==> flow/design.v <==
`timescale 1ns / 1ps
module spi_controller(
    input clk,
    input reset,
    output reg sensor_select,
    output reg write_start,
    output reg [7:0] write_data,
    output reg [2:0] write_count_bytes,
    input write_ready
    );
    parameter GYRO = 0;
    parameter ACCL = 1;
    parameter state_init = 0;
    parameter state_idle = 1;
    parameter state_gyro_x = 2;
    parameter state_idle_1 = 3;
    parameter state_gyro_y = 4;
    parameter state_idle_2 = 5;
    parameter state_accl_x = 6;
    parameter state_idle_3 = 7;
    parameter state_accl_y = 8;
    parameter state_idle_4 = 9;
    parameter state_accl_z = 10;
    parameter state_idle_5 = 11;
    reg [3:0] current_state;
    reg [3:0] next_state;
    always @ (posedge clk) begin
        if (reset)
            current_state <= state_init;
        else
            current_state <= next_state;
        end
    always @ (*) begin
        next_state = current_state;
        case (current_state)
            state_init: begin
                next_state = state_idle;
                end
            state_idle: begin
                if (write_ready)
                    next_state = state_gyro_x;
                end
            state_gyro_x: begin
                next_state = state_idle_1;
                end
            state_idle_1: begin
                if (write_ready)
                    next_state = state_gyro_y;
                end
            state_gyro_y: begin
                next_state = state_idle_2;
                end
            state_idle_2: begin
                if (write_ready)
                    next_state = state_accl_x;
                end
            state_accl_x: begin
                next_state = state_idle_3;
                end
            state_idle_3: begin
                if (write_ready)
                    next_state = state_accl_y;
                end
            state_accl_y: begin
                next_state = state_idle_4;
                end
            state_idle_4: begin
                if (write_ready)
                    next_state = state_accl_z;
                end
            state_accl_z: begin
                next_state = state_idle_5;
                end
            state_idle_5: begin
                if (write_ready)
                    next_state = state_gyro_x;
                end
            endcase
        end
    always @ (*) begin
        case (current_state)
            state_init: begin
                sensor_select = 1'b0;
                write_start = 1'b0;
                write_data = 8'd0;
                write_count_bytes = 3'b0;
                end
            state_idle: begin
                sensor_select = 1'b0;
                write_start = 1'b0;
                write_data = 8'd0;
                write_count_bytes = 3'b0;
                end
            state_gyro_x: begin
                sensor_select = GYRO;
                write_start = 1'b1;
                write_data = 8'h02;
                write_count_bytes = 3'd3;
                end
            state_idle_1: begin
                sensor_select = GYRO;
                write_start = 1'b0;
                write_data = 8'h02;
                write_count_bytes = 3'd3;
                end
            state_gyro_y: begin
                sensor_select = GYRO;
                write_start = 1'b1;
                write_data = 8'h04;
                write_count_bytes = 3'd3;
                end
            state_idle_2: begin
                sensor_select = GYRO;
                write_start = 1'b0;
                write_data = 8'h04;
                write_count_bytes = 3'd3;
                end
            state_accl_x: begin
                sensor_select = ACCL;
                write_start = 1'b1;
                write_data = 8'h12;
                write_count_bytes = 3'd4;
                end
            state_idle_3: begin
                sensor_select = ACCL;
                write_start = 1'b0;
                write_data = 8'h12;
                write_count_bytes = 3'd4;
                end
            state_accl_y: begin
                sensor_select = ACCL;
                write_start = 1'b1;
                write_data = 8'h14;
                write_count_bytes = 3'd4;
                end
            state_idle_4: begin
                sensor_select = ACCL;
                write_start = 1'b0;
                write_data = 8'h14;
                write_count_bytes = 3'd4;
                end
            state_accl_z: begin
                sensor_select = ACCL;
                write_start = 1'b1;
                write_data = 8'h16;
                write_count_bytes = 3'd4;
                end
            state_idle_5: begin
                sensor_select = ACCL;
                write_start = 1'b0;
                write_data = 8'h16;
                write_count_bytes = 3'd4;
                end
            default: begin
                sensor_select = 1'b0;
                write_start = 1'b0;
                write_data = 8'd0;
                write_count_bytes = 3'b0;
                end
            endcase
        end
endmodule
`timescale 1ns / 1ps
module spi_interface(
    input div_clk,
    input reset,
    input sensor_select,
    input write_start,
    input [7:0] write_data,
    input [2:0] write_count_bytes,
    output reg write_ready,
    output wire read_ready,
    output wire [7:0] read_data,
    output wire SCLK,
    output wire MOSI,
    input  wire MISO_G,
    output wire SS_G,
    input  wire MISO_A,
    output wire SS_A
    );
    parameter GYRO = 0;
    parameter ACCL = 1;
    parameter state_init = 0;
    parameter state_idle = 1;
    parameter state_write_init = 2;
    parameter state_write_set_ss = 3;
    parameter state_write_hi = 4;
    parameter state_write_lo = 5;
    parameter state_write_done = 6;
    reg [3:0] current_state;
    reg [3:0] next_state;
    reg [7:0] shift_reg_tx;
    reg tx_reset;
    reg tx_parallel_load_enable;
    reg tx_shift_right_enable;
    reg [7:0] shift_reg_rx;
    reg rx_reset;
    reg rx_shift_left_enable;
    reg slave_select_gyro;
    reg slave_select_accl;
    reg shared_clk;
    reg [3:0] count;
    reg [2:0] count_bytes;
    reg count_reset;
    reg count_load;
    reg count_enable;
    reg count_done;
    reg count_bytes_done;
    always @ (posedge div_clk) begin
        if (reset)
            current_state <= state_init;
        else
            current_state <= next_state;
        end
    always @ (*) begin
        next_state = current_state;
        case (current_state)
            state_init: begin
                next_state = state_idle;
                end
            state_idle: begin
                if (write_start)
                    next_state = state_write_init;
                end
            state_write_init: begin
                next_state = state_write_set_ss;
                end
            state_write_set_ss: begin
                next_state = state_write_hi;
                end
            state_write_hi: begin
                if (count_bytes_done)
                    next_state = state_write_done;
                else
                    next_state = state_write_lo;
                end
            state_write_lo: begin
                next_state = state_write_hi;
                end
            state_write_done: begin
                next_state = state_idle;
                end
            default: begin
                next_state = state_init;
                end
            endcase
        end
    always @ (posedge div_clk) begin
        if (tx_reset)
            shift_reg_tx <= 8'd0;
        else if (tx_parallel_load_enable)
            shift_reg_tx <= write_data;
        else if (tx_shift_right_enable)
            shift_reg_tx <= {shift_reg_tx[6:0], 1'b0};
        if (rx_reset)
            shift_reg_rx <= 8'd0;
        else if (rx_shift_left_enable && (sensor_select == GYRO))
            shift_reg_rx <= {shift_reg_rx[6:0], MISO_G};
        else if (rx_shift_left_enable && (sensor_select == ACCL))
            shift_reg_rx <= {shift_reg_rx[6:0], MISO_A};
        if (count_reset) begin
            count <= 4'd0;
            count_bytes <= 3'd0;
            count_done <= 1'b0;
            count_bytes_done <= 1'b0;
            end
        else if (count_load) begin
            count <= 4'd15;
            count_bytes <= write_count_bytes;
            end
        else if (count_enable) begin
            count <= count - 1;
            count_done <= 1'b0;
            if (count == 4'd1 && (write_count_bytes != count_bytes))
                count_done <= 1'b1;
            if (count == 4'd0) begin
                count_bytes <= count_bytes - 1;
                end
            if (count_bytes == 3'd1 && count == 4'd2)
                count_bytes_done <= 1'b1;
            end
        end
    always @ (*) begin
            write_ready = 1'b0;
            tx_reset = 1'b0;
            tx_parallel_load_enable = 1'b0;
            tx_shift_right_enable = 1'b0;
            rx_reset = 1'b0;
            rx_shift_left_enable = 1'b0;
            slave_select_gyro = 1'b1;
            slave_select_accl = 1'b1;
            shared_clk = 1'b0;
            count_reset = 1'b0;
            count_load = 1'b0;
            count_enable = 1'b0;
            case (current_state)
                state_init: begin
                    tx_reset = 1'b1;
                    rx_reset = 1'b1;
                    count_reset = 1'b1;
                    end
                state_idle: begin
                    write_ready = 1'b1;
                    count_reset = 1'b1;
                    end
                state_write_init: begin
                    count_load = 1'b1;
                    tx_parallel_load_enable = 1'b1;
                    end
                state_write_set_ss: begin
                    rx_shift_left_enable = 1'b1;
                    if (sensor_select == GYRO)
                        slave_select_gyro = 1'b0;
                    else
                        slave_select_accl = 1'b0;
                    end
                state_write_hi: begin
                    shared_clk = 1'b1;
                    tx_shift_right_enable = 1'b1;
                    count_enable = 1'b1;
                    if (sensor_select == GYRO)
                        slave_select_gyro = 1'b0;
                    else
                        slave_select_accl = 1'b0;
                    end
                state_write_lo: begin
                    shared_clk = 1'b0;
                    rx_shift_left_enable = 1'b1;
                    count_enable = 1'b1;
                    if (sensor_select == GYRO)
                        slave_select_gyro = 1'b0;
                    else
                        slave_select_accl = 1'b0;
                    end
                state_write_done: begin
                    shared_clk = 1'b0;
                    count_enable = 1'b1;
                    if (sensor_select == GYRO)
                        slave_select_gyro = 1'b0;
                    else
                        slave_select_accl = 1'b0;
                    end
                endcase
            end
        assign MOSI = shift_reg_tx[7];
        assign SS_G = slave_select_gyro;
        assign SS_A = slave_select_accl;
        assign SCLK = shared_clk;
        assign read_ready = count_done;
        assign read_data = shift_reg_rx;
endmodule
`timescale 1ns / 1ps
module spi_master(
    input clk,
    input reset,
    output wire read_ready,
    output wire [7:0] read_data,
    output wire SCLK,
    output wire MOSI,
    input  wire MISO_G,
    output wire SS_G,
    input  wire MISO_A,
    output wire SS_A
    );
    wire sensor_select;
    wire write_start;
    wire [7:0] write_data;
    wire [2:0] write_count_bytes;
    wire write_ready;
    spi_controller controller(.clk(clk),
                              .reset(reset),
                              .sensor_select(sensor_select),
                              .write_start(write_start),
                              .write_data(write_data),
                              .write_count_bytes(write_count_bytes),
                              .write_ready(write_ready));
    spi_interface spi_if(.div_clk(clk),
                            .reset(reset),
                            .sensor_select(sensor_select),
                            .write_start(write_start),
                            .write_data(write_data),
                            .write_count_bytes(write_count_bytes),
                            .write_ready(write_ready),
                            .read_ready(read_ready),
                            .read_data(read_data),
                            .SCLK(SCLK),
                            .MOSI(MOSI),
                            .MISO_G(MISO_G),
                            .SS_G(SS_G),
                            .MISO_A(MISO_A),
                            .SS_A(SS_A));
endmodule
`timescale 1ns / 1ps
module spi_axis_bridge(
    input clk,
    input reset,
    input read_ready,
    input [7:0] read_data,
    input TREADY,
    output reg TVALID,
    output [103:0] TDATA
    );
    reg [103:0] register_buffer;
    reg [3:0] internal_counter;
    always @ (posedge clk) begin
        if (reset)
            register_buffer <= 104'd0;
        else if (read_ready)
            register_buffer <= {register_buffer[95:0], read_data};
        end
    always @ (posedge clk) begin
        if (reset)
            internal_counter <= 4'd0;
        else if (internal_counter == 4'd13)
            internal_counter <= 4'd0;
        else if (read_ready)
            internal_counter <= internal_counter + 1'b1;
        end
    always @ (posedge clk) begin
        if (reset)
            TVALID <= 1'b0;
        else if (internal_counter == 4'd13)
            TVALID <= 1'b1;
        else if (TVALID && TREADY)
            TVALID <= 1'b0;
        end
    assign TDATA = register_buffer;
endmodule
`timescale 1 ns / 1 ns
module preprocessor
          (clk,
           reset,
           RAW_GYRO_X,
           RAW_GYRO_Y,
           RAW_ACCL_X,
           RAW_ACCL_Y,
           RAW_ACCL_Z,
           GYRO_X,
           GYRO_Y,
           ACCL_X,
           ACCL_Y,
           ACCL_Z,
           TVALID,
           TREADY);
  input   clk;
  input   reset;
  input   signed [15:0] RAW_GYRO_X;   
  input   signed [15:0] RAW_GYRO_Y;   
  input   signed [15:0] RAW_ACCL_X;   
  input   signed [15:0] RAW_ACCL_Y;   
  input   signed [15:0] RAW_ACCL_Z;   
  output  signed [15:0] GYRO_X;   
  output  signed [15:0] GYRO_Y;   
  output  signed [15:0] ACCL_X;   
  output  signed [15:0] ACCL_Y;   
  output  signed [15:0] ACCL_Z;   
  input TVALID;
  output TREADY;
  assign TREADY = 1'b1;
  wire signed [30:0] Data_Type_Conversion6_out1;   
  wire signed [61:0] Gain8_mul_temp;   
  wire signed [16:0] Gain8_out1;   
  wire signed [33:0] Gain12_mul_temp;   
  wire signed [15:0] Gain12_out1;   
  reg signed [15:0] Unit_Delay_out1;   
  wire signed [30:0] Data_Type_Conversion1_out1;   
  wire signed [61:0] Gain2_mul_temp;   
  wire signed [16:0] Gain2_out1;   
  wire signed [33:0] Gain1_mul_temp;   
  wire signed [15:0] Gain1_out1;   
  reg signed [15:0] Unit_Delay1_out1;   
  wire signed [30:0] Data_Type_Conversion_out1;   
  wire signed [61:0] Gain3_mul_temp;   
  wire signed [16:0] Gain3_out1;   
  wire signed [33:0] Gain4_mul_temp;   
  wire signed [15:0] Gain4_out1;   
  reg signed [15:0] Unit_Delay2_out1;   
  wire signed [30:0] Data_Type_Conversion2_out1;   
  wire signed [61:0] Gain5_mul_temp;   
  wire signed [16:0] Gain5_out1;   
  wire signed [33:0] Gain6_mul_temp;   
  wire signed [15:0] Gain6_out1;   
  reg signed [15:0] Unit_Delay3_out1;   
  wire signed [30:0] Data_Type_Conversion3_out1;   
  wire signed [61:0] Gain7_mul_temp;   
  wire signed [16:0] Gain7_out1;   
  wire signed [33:0] Gain9_mul_temp;   
  wire signed [15:0] Gain9_out1;   
  reg signed [15:0] Unit_Delay4_out1;   
  assign Data_Type_Conversion6_out1 = {RAW_GYRO_X, 15'b000000000000000};
  assign Gain8_mul_temp = 31'sb0100000000000000100000000000001 * Data_Type_Conversion6_out1;
  assign Gain8_out1 = Gain8_mul_temp[60:44] + $signed({1'b0, Gain8_mul_temp[43] & (( ~ Gain8_mul_temp[61]) | (|Gain8_mul_temp[42:0]))});
  assign Gain12_mul_temp = 17'sb01111101000000000 * Gain8_out1;
  assign Gain12_out1 = Gain12_mul_temp[31:16] + $signed({1'b0, Gain12_mul_temp[15] & (( ~ Gain12_mul_temp[33]) | (|Gain12_mul_temp[14:0]))});
  always @(posedge clk)
    begin : Unit_Delay_process
      if (reset == 1'b1) begin
        Unit_Delay_out1 <= 16'sb0000000000000000;
      end
      else if (TREADY && TVALID) begin
        Unit_Delay_out1 <= Gain12_out1;
      end
    end
  assign GYRO_X = Unit_Delay_out1;
  assign Data_Type_Conversion1_out1 = {RAW_GYRO_Y, 15'b000000000000000};
  assign Gain2_mul_temp = 31'sb0100000000000000100000000000001 * Data_Type_Conversion1_out1;
  assign Gain2_out1 = Gain2_mul_temp[60:44] + $signed({1'b0, Gain2_mul_temp[43] & (( ~ Gain2_mul_temp[61]) | (|Gain2_mul_temp[42:0]))});
  assign Gain1_mul_temp = 17'sb01111101000000000 * Gain2_out1;
  assign Gain1_out1 = Gain1_mul_temp[31:16] + $signed({1'b0, Gain1_mul_temp[15] & (( ~ Gain1_mul_temp[33]) | (|Gain1_mul_temp[14:0]))});
  always @(posedge clk)
    begin : Unit_Delay1_process
      if (reset == 1'b1) begin
        Unit_Delay1_out1 <= 16'sb0000000000000000;
      end
      else if (TREADY && TVALID) begin
        Unit_Delay1_out1 <= Gain1_out1;
      end
    end
  assign GYRO_Y = Unit_Delay1_out1;
  assign Data_Type_Conversion_out1 = {RAW_ACCL_X, 15'b000000000000000};
  assign Gain3_mul_temp = 31'sb0100000000000000100000000000001 * Data_Type_Conversion_out1;
  assign Gain3_out1 = Gain3_mul_temp[60:44] + $signed({1'b0, Gain3_mul_temp[43] & (( ~ Gain3_mul_temp[61]) | (|Gain3_mul_temp[42:0]))});
  assign Gain4_mul_temp = 17'sb01011101110000000 * Gain3_out1;
  assign Gain4_out1 = Gain4_mul_temp[31:16] + $signed({1'b0, Gain4_mul_temp[15] & (( ~ Gain4_mul_temp[33]) | (|Gain4_mul_temp[14:0]))});
  always @(posedge clk)
    begin : Unit_Delay2_process
      if (reset == 1'b1) begin
        Unit_Delay2_out1 <= 16'sb0000000000000000;
      end
      else if (TREADY && TVALID) begin
        Unit_Delay2_out1 <= Gain4_out1;
      end
    end
  assign ACCL_X = Unit_Delay2_out1;
  assign Data_Type_Conversion2_out1 = {RAW_ACCL_Y, 15'b000000000000000};
  assign Gain5_mul_temp = 31'sb0100000000000000100000000000001 * Data_Type_Conversion2_out1;
  assign Gain5_out1 = Gain5_mul_temp[60:44] + $signed({1'b0, Gain5_mul_temp[43] & (( ~ Gain5_mul_temp[61]) | (|Gain5_mul_temp[42:0]))});
  assign Gain6_mul_temp = 17'sb01011101110000000 * Gain5_out1;
  assign Gain6_out1 = Gain6_mul_temp[31:16] + $signed({1'b0, Gain6_mul_temp[15] & (( ~ Gain6_mul_temp[33]) | (|Gain6_mul_temp[14:0]))});
  always @(posedge clk)
    begin : Unit_Delay3_process
      if (reset == 1'b1) begin
        Unit_Delay3_out1 <= 16'sb0000000000000000;
      end
      else if (TREADY && TVALID) begin
        Unit_Delay3_out1 <= Gain6_out1;
      end
    end
  assign ACCL_Y = Unit_Delay3_out1;
  assign Data_Type_Conversion3_out1 = {RAW_ACCL_Z, 15'b000000000000000};
  assign Gain7_mul_temp = 31'sb0100000000000000100000000000001 * Data_Type_Conversion3_out1;
  assign Gain7_out1 = Gain7_mul_temp[60:44] + $signed({1'b0, Gain7_mul_temp[43] & (( ~ Gain7_mul_temp[61]) | (|Gain7_mul_temp[42:0]))});
  assign Gain9_mul_temp = 17'sb01011101110000000 * Gain7_out1;
  assign Gain9_out1 = Gain9_mul_temp[31:16] + $signed({1'b0, Gain9_mul_temp[15] & (( ~ Gain9_mul_temp[33]) | (|Gain9_mul_temp[14:0]))});
  always @(posedge clk)
    begin : Unit_Delay4_process
      if (reset == 1'b1) begin
        Unit_Delay4_out1 <= 16'sb0000000000000000;
      end
      else if (TREADY && TVALID) begin
        Unit_Delay4_out1 <= Gain9_out1;
      end
    end
  assign ACCL_Z = Unit_Delay4_out1;
endmodule
`timescale 1ns / 1ps
module attitude_estimation(
    input clk,
    input reset,
    output SCLK,
    output MOSI,
    input  MISO_G,
    output SS_G,
    input  MISO_A,
    output SS_A,
    output [15:0] gyro_x,
    output [15:0] gyro_y,
    output [15:0] accl_x,
    output [15:0] accl_y,
    output [15:0] accl_z
    );
    wire read_ready;
    wire [7:0] read_data;
    wire TREADY;
    wire TVALID;
    wire [103:0] TDATA;
    spi_master master (.clk(clk),
                       .reset(reset),
                       .read_ready(read_ready),
                       .read_data(read_data),
                       .SCLK(SCLK),
                       .MOSI(MOSI),
                       .MISO_G(MISO_G),
                       .SS_G(SS_G),
                       .MISO_A(MISO_A),
                       .SS_A(SS_A));
    spi_axis_bridge bridge (.clk(clk),
                            .reset(reset),
                            .read_ready(read_ready),
                            .read_data(read_data),
                            .TREADY(TREADY),
                            .TVALID(TVALID),
                            .TDATA(TDATA));
    preprocessor preprocessor (.clk(clk),
                               .reset(reset),
                               .RAW_GYRO_X({TDATA[95:88], TDATA[103:96]}),
                               .RAW_GYRO_Y({TDATA[79:72], TDATA[87:80]}),
                               .RAW_ACCL_X({TDATA[55:48], TDATA[63:56]}),
                               .RAW_ACCL_Y({TDATA[31:24], TDATA[39:32]}),
                               .RAW_ACCL_Z({TDATA[7:0], TDATA[15:8]}),
                               .GYRO_X(gyro_x),
                               .GYRO_Y(gyro_y),
                               .ACCL_X(accl_x),
                               .ACCL_Y(accl_y),
                               .ACCL_Z(accl_z),
                               .TREADY(TREADY),
                               .TVALID(TVALID));
endmodule
======== Step by step through the tools: attitude_estimation ========
The steps from the RTL of attitude_estimation to its reports follow in flow order.
Lines are those of the file above, counted from 1.
Library cell names are shortened.
The mark n/a stands for no value.
inputs
  design top .............................. attitude_estimation
  clock input ............................. clk
  library ................................. sky130hd
  library corner .......................... tt_025C_1v80

======== Word-level counts ========
Yosys after proc, flatten, opt, wreduce and memory -nomap, before mapping. Print and check cells are not counted. Equal cells are merged and count once.
Memory sizes are those after Yosys's memory passes, which may raise the word count (mostly to a power of two), join words into wider ones and drop unused or constant bits.
storage and ports
  flip-flop bits (word level) ............. 222
  memory bits (read-only) ................. 128
  word width x clocked read ports ......... 8
  memories kept ........................... 1
  input port bits ......................... 4
  output and inout port bits .............. 84
  cells after elaboration ................. 166
cells by class
  add/subtract/negate cells ............... 13
  multiply operators ...................... 10
  equality and inequality tests ........... 28
  mux-type cells .......................... 33
  bitwise gates (word level) .............. 32
  reductions and logical operators ........ 33
memory list
  memory           words  width  rd ports  write ports  RTL line  RTL
  (no name shown)  16     8      1         0            81        case (current_state)
operators with widths
  kind                                                                    count
  31-bit by 16-bit multiplier with 47-bit output (first input constant)   5
  10-bit by 17-bit multiplier with 27-bit output (first input constant)   3
  8-bit by 17-bit multiplier with 25-bit output (first input constant)    2
  28-bit OR reduction                                                     5
  17-bit by 1-bit adder with 17-bit output                                5
  16-bit by 1-bit adder with 16-bit output                                5
  4-bit case mux with 11-bit select                                       1
  4-bit two-way mux                                                       10
  8-bit two-way mux                                                       4
  4-bit by 3-bit equality test with 1-bit output (second input constant)  7
  8-bit OR reduction                                                      3
  4-bit by 2-bit equality test with 1-bit output (second input constant)  5
  4-bit equality test (second input constant)                             5
  4-bit case mux with 5-bit select                                        1
  1-bit two-way mux                                                       13
  1-bit inverter                                                          12
  4-bit by 1-bit equality test with 1-bit output (second input constant)  3
  4-bit logical NOT                                                       3
  6-bit OR reduction                                                      2
  11-bit nonzero test                                                     1
  1-bit bitwise AND                                                       10
  1-bit bitwise OR                                                        10
  2-bit OR reduction                                                      5
  3-bit two-way mux                                                       3
  2-bit inequality test (second input constant)                           4
  2-bit nonzero test                                                      4
  6-bit AND reduction                                                     1
  1-bit logical AND                                                       4
Not listed: further kinds 11, cells in them 13.

======== Logic depth ========
Depth = most cells in a row (Yosys ltp): at word level without a register or memory, in the mapped netlist without a sequential cell, where the memories' decode and read muxes count.
depth
  word-level depth ........................ 10
  ABC_AREA ................................ 0
  mapped depth ............................ 62
  gate-level depth less buffers ........... 60

======== Mapped cells and area ========
Yosys stat after the flow's synthesis: flattened, memories mapped to cells. It holds for the ABC_AREA given above (unset counts as 0); a run with the other value may have another netlist.
mapped netlist
  mapped cells ............................ 4,628
  cell area after synthesis ............... 40,239.8 µm²
  sequential part of the area ............. 4,584.4 µm²
  mapped flip-flops ....................... 229
  buffers ................................. 134
cells by type
  cell      count  area in all (µm²)
  ha_1      740    9,258.88
  fa_1      380    7.61E+03
  dfxtp_1   229    4.58E+03
  inv_1     744    2.79E+03
  xnor2_1   238    2.08E+03
  xor2_1    162    1.42E+03
  nor2_1    363    1.36E+03
  mux2i_1   135    1.35E+03
  a21oi_1   203    1.02E+03
  nand2_1   210    788.256
  a211oi_1  87     653.126
  a21o_1    87     653.126
  o21ai_0   107    535.514
  nand3_1   93     465.446
  nor3_1    87     435.418
  clkbuf_1  106    397.882
  a31oi_1   48     300.288
  nand4_1   48     300.288
Other cell types: 72; their cells: 561.
The figures by module come from a second, unflattened synthesis with its own total; it is not the netlist above.
second synthesis, totals
  cell total of the unflattened synthesis .. 4,824
  area total of the unflattened synthesis .. 41,941.5 µm²
Rows give one instance, submodules left out.
by module
  module           instances  cells  area (µm²)  sequential area (µm²)
  preprocessor     1          4,246  36,117.1    1,601.5
  spi_axis_bridge  1          358    3,881.2     2,182.1
  spi_interface    1          161    1,408.9     640.6
  spi_controller   1          59     534.3       180.2
  (no name shown)  1          0      0.0         0.0
  spi_master       1          0      0.0         0.0

======== Timing after synthesis ========
Path of least setup slack by OpenSTA after synthesis, without wires, with an ideal clock, recovery checks aside; 20% of the period is set as input and as output delay. Where synthesis merged equal registers, the netlist keeps one of their names.
timing after synthesis
  kind .................................... register -> register
  start point ............................. reg bridge.register_buffer[31]
  end point ............................... reg preprocessor.Unit_Delay3_out1[10]
  period .................................. 16.0 ns
  library setup time ...................... 0.091 ns
  time at the first pin ................... 0.000 ns
  arrival time ............................ 12.411 ns
  required time ........................... 15.909 ns
  path slack .............................. 3.498 ns
  path delay .............................. 12.502 ns
  stages on the path ...................... 55
  path buffers ............................ 2
  synthesis period reached ................ 12.502 ns
"path delay" = arrival - input delay + setup time.
"stages on the path" counts driving pins, that of a launching flip-flop among them; a cell with two outputs on the path counts twice.
"synthesis period reached" = period - worst setup slack (recovery checks aside). The figure is calculated, with input and output delays left at 20% of the set period.
The rows between start and end are the longest chain of elaborated cells between them; the timing report does not say that the signal goes this way. Where chains are equally long, one stands for them.
Each line given opens the expression or statement behind the cell; cells for indexed reads and writes are added by Yosys, which also makes memories of some case tables.
on the way, after synthesis
  cells stage by stage .................... dfxtp_1 ha_1 fa_1 ha_1 fa_1 ha_1 ha_1 clkbuf_1 nand3_1 a311oi_1 o21ai_0 a21oi_1 nor2_1 o21ai_0 nand2_1 a21oi_1 xnor2_1 a211oi_1 [... 19 more ...] ha_1 clkbuf_1 a41oi_1 o21ai_0 a21oi_1 o31ai_1 a31oi_1 o21ai_0 a21o_1 a21oi_1 o21ai_0 xor2_1 a21oi_1 ha_1 ha_1 nand4_1 or3_1 a311oi_1
  cells in the longest elaborated chain ... 10
  elaborated cells on any way between the ends .. 12
  source lines of those cells ............. 4
  those cells by class .................... add/sub (2); mul (2); logic (6); reduce/logical (2)
RTL lines, path after synthesis
  what                                            RTL line  RTL
  start: declaration                              403       reg [103:0] register_buffer;
  start: assignment                               407       register_buffer <= 104'd0;
  start: assignment                               409       register_buffer <= {register_buffer[95:0], read_data};
  31-bit by 16-bit multiplier with 47-bit output  536       assign Gain5_mul_temp = 31'sb0100000000000000100000000000001 * Data_Type_Conversion2_out1;
  1-bit inverter                                  537       assign Gain5_out1 = Gain5_mul_temp[60:44] + $signed({1'b0, Gain5_mul_temp[43] & (( ~ Gain5_mul_temp[61]) | (|G ...
  1-bit bitwise OR                                537
  1-bit bitwise AND                               537
  17-bit by 1-bit adder with 17-bit output        537
  10-bit by 17-bit multiplier with 27-bit output  538       assign Gain6_mul_temp = 17'sb01011101110000000 * Gain5_out1;
  1-bit inverter                                  539       assign Gain6_out1 = Gain6_mul_temp[31:16] + $signed({1'b0, Gain6_mul_temp[15] & (( ~ Gain6_mul_temp[33]) | (|G ...
  1-bit bitwise OR                                539
  1-bit bitwise AND                               539
  16-bit by 1-bit adder with 16-bit output        539
  end: assignment                                 543       Unit_Delay3_out1 <= 16'sb0000000000000000;
  end: assignment                                 546       Unit_Delay3_out1 <= Gain6_out1;
  end: declaration                                483       reg signed [15:0] Unit_Delay3_out1;

======== Timing after layout ========
Path of least setup slack in the final report of record 1 (OpenROAD, finished layout, wires in). Where an end is a register, its clock arrival counts in the times.
timing post-layout
  kind .................................... register -> register
  start point ............................. reg bridge.register_buffer[31]
  end point ............................... reg preprocessor.Unit_Delay3_out1[10]
  period .................................. 16.0 ns
  library setup time ...................... 0.09 ns
  time at the first pin ................... 0.55 ns
  arrival time ............................ 14.48 ns
  required time ........................... 16.46 ns
  path slack .............................. 1.98 ns
  stages on the path ...................... 53
  path buffers ............................ 0
The rows between start and end are the longest chain of elaborated cells between them; the timing report does not say that the signal goes this way. Where chains are equally long, one stands for them.
on the way, post-layout
  cells stage by stage .................... dfxtp_1 ha_1 fa_1 ha_1 fa_1 ha_1 ha_1 nand3_1 a311oi_1 o21ai_0 a21oi_1 nor2_1 o21ai_0 nand2_1 a21oi_1 xnor2_1 a211oi_1 ha_1 [... 17 more ...] inv_1 ha_1 a41oi_1 o21ai_0 a21oi_1 o31ai_1 a31oi_1 o21ai_0 a21o_1 a21oi_1 o21ai_0 xor2_1 a21oi_1 ha_1 ha_1 nand4_1 or3_1 a311oi_1
  cells in the longest elaborated chain ... 10
  elaborated cells on any way between the ends .. 12
  source lines of those cells ............. 4
  those cells by class .................... add/sub (2); mul (2); logic (6); reduce/logical (2)
RTL lines, path post-layout
  what                                            RTL line  RTL
  start: declaration                              403       reg [103:0] register_buffer;
  start: assignment                               407       register_buffer <= 104'd0;
  start: assignment                               409       register_buffer <= {register_buffer[95:0], read_data};
  31-bit by 16-bit multiplier with 47-bit output  536       assign Gain5_mul_temp = 31'sb0100000000000000100000000000001 * Data_Type_Conversion2_out1;
  1-bit inverter                                  537       assign Gain5_out1 = Gain5_mul_temp[60:44] + $signed({1'b0, Gain5_mul_temp[43] & (( ~ Gain5_mul_temp[61]) | (|G ...
  1-bit bitwise OR                                537
  1-bit bitwise AND                               537
  17-bit by 1-bit adder with 17-bit output        537
  10-bit by 17-bit multiplier with 27-bit output  538       assign Gain6_mul_temp = 17'sb01011101110000000 * Gain5_out1;
  1-bit inverter                                  539       assign Gain6_out1 = Gain6_mul_temp[31:16] + $signed({1'b0, Gain6_mul_temp[15] & (( ~ Gain6_mul_temp[33]) | (|G ...
  1-bit bitwise OR                                539
  1-bit bitwise AND                               539
  16-bit by 1-bit adder with 16-bit output        539
  end: assignment                                 543       Unit_Delay3_out1 <= 16'sb0000000000000000;
  end: assignment                                 546       Unit_Delay3_out1 <= Gain6_out1;
  end: declaration                                483       reg signed [15:0] Unit_Delay3_out1;

# Flow runs of attitude_estimation

Flow measurements of attitude_estimation on sky130hd: 5 stored runs with different settings, listed in no order. Input and output delays are each 20% of the period that was set; the output load is 0.01 pF.
"period reached" is the run's clock period less its worst setup slack. It is reckoned from that one timing run; input and output delays stay at 20% of the period that was set.
"time of the worst setup path" is the time allowed to the run's worst setup path (the clock period less input and output delay, where it has them) less its slack. Clock arrival times count: a late capture clock shortens it, a late launch clock lengthens it.
By "power" is meant OpenSTA's value without simulated activity: inputs other than the clock are taken to toggle once in ten clock periods, and the tool carries that through the logic.

---- record 1 ----
settings
  CORE_UTILIZATION = 65
  GPL_ROUTABILITY_DRIVEN = 0
  GPL_TIMING_DRIVEN = 1
  HOLD_SLACK_MARGIN = 0.1
  period_ns = 16.0
  CAP_MARGIN = 20
  CORE_MARGIN = 2
  SLEW_MARGIN = 20
results
  final utilization ....................... 0.692
  time of the worst setup path ............ 14.02 ns
  worst path kind ......................... register -> register
  period reached .......................... 14.025 ns
  power ................................... 1.215 mW
  post-route worst hold slack ............. 0.459 ns
  standard-cell area after routing ........ 42,548.3 µm²
  full die area ........................... 63,912.9 µm²
  lowest setup slack ...................... 1.975 ns
  total negative slack on setup checks .... 0.000 ns
  synthesis area .......................... 40,239.8 µm²

---- record 2 ----
settings
  CORE_UTILIZATION = 47
  HOLD_SLACK_MARGIN = -0.08
  MAX_ROUTING_LAYER = met4
  MIN_ROUTING_LAYER = met2
  PLACE_DENSITY_LB_ADDON = 0.08
  SETUP_SLACK_MARGIN = -0.94
  period_ns = 10.2
  CAP_MARGIN = 20
  CORE_MARGIN = 2
  SLEW_MARGIN = 20
results
  final utilization ....................... 0.64
  time of the worst setup path ............ 11.28 ns
  worst path kind ......................... register -> register
  period reached .......................... 11.277 ns
  power ................................... 1.944 mW
  post-route worst hold slack ............. 0.462 ns
  standard-cell area after routing ........ 54,398.4 µm²
  full die area ........................... 87,974.5 µm²
  lowest setup slack ...................... -1.077 ns
  total negative slack on setup checks .... -38.013 ns
  synthesis area .......................... 40,239.8 µm²

---- record 3 ----
settings
  CORE_ASPECT_RATIO = 1.21
  CORE_UTILIZATION = 65
  CTS_CLUSTER_SIZE = 12
  GPL_ROUTABILITY_DRIVEN = 1
  GPL_TIMING_DRIVEN = 1
  MIN_ROUTING_LAYER = met2
  PLACE_DENSITY_LB_ADDON = 0.0
  period_ns = 16.0
  CAP_MARGIN = 20
  CORE_MARGIN = 2
  SLEW_MARGIN = 20
results
  final utilization ....................... 0.693
  time of the worst setup path ............ 14.32 ns
  worst path kind ......................... register -> register
  period reached .......................... 14.321 ns
  power ................................... 1.215 mW
  post-route worst hold slack ............. 0.459 ns
  standard-cell area after routing ........ 42,554.6 µm²
  full die area ........................... 63,921.5 µm²
  lowest setup slack ...................... 1.679 ns
  total negative slack on setup checks .... 0.000 ns
  synthesis area .......................... 40,239.8 µm²

---- record 4 ----
settings
  GPL_TIMING_DRIVEN = 0
  HOLD_SLACK_MARGIN = 0.1
  period_ns = 16.0
  CAP_MARGIN = 20
  CORE_MARGIN = 2
  CORE_UTILIZATION = 40
  SLEW_MARGIN = 20
results
  final utilization ....................... 0.437
  time of the worst setup path ............ 14.63 ns
  worst path kind ......................... register -> register
  period reached .......................... 14.629 ns
  power ................................... 1.211 mW
  post-route worst hold slack ............. 0.440 ns
  standard-cell area after routing ........ 43,680.6 µm²
  full die area ........................... 103,153.0 µm²
  lowest setup slack ...................... 1.371 ns
  total negative slack on setup checks .... 0.000 ns
  synthesis area .......................... 40,239.8 µm²

---- record 5 ----
settings
  ABC_AREA = 0
  CORE_UTILIZATION = 41
  GPL_ROUTABILITY_DRIVEN = 1
  GPL_TIMING_DRIVEN = 0
  HOLD_SLACK_MARGIN = 0.22
  MAX_ROUTING_LAYER = met4
  PLACE_DENSITY_LB_ADDON = 0.25
  TNS_END_PERCENT = 40
  period_ns = 10.2
  CAP_MARGIN = 20
  CORE_MARGIN = 2
  SLEW_MARGIN = 20
results
  final utilization ....................... 0.511
  time of the worst setup path ............ 11.69 ns
  worst path kind ......................... register -> register
  period reached .......................... 11.689 ns
  power ................................... 1.925 mW
  post-route worst hold slack ............. 0.446 ns
  standard-cell area after routing ........ 49,548.8 µm²
  full die area ........................... 100,667.0 µm²
  lowest setup slack ...................... -1.489 ns
  total negative slack on setup checks .... -57.610 ns
  synthesis area .......................... 40,239.8 µm²
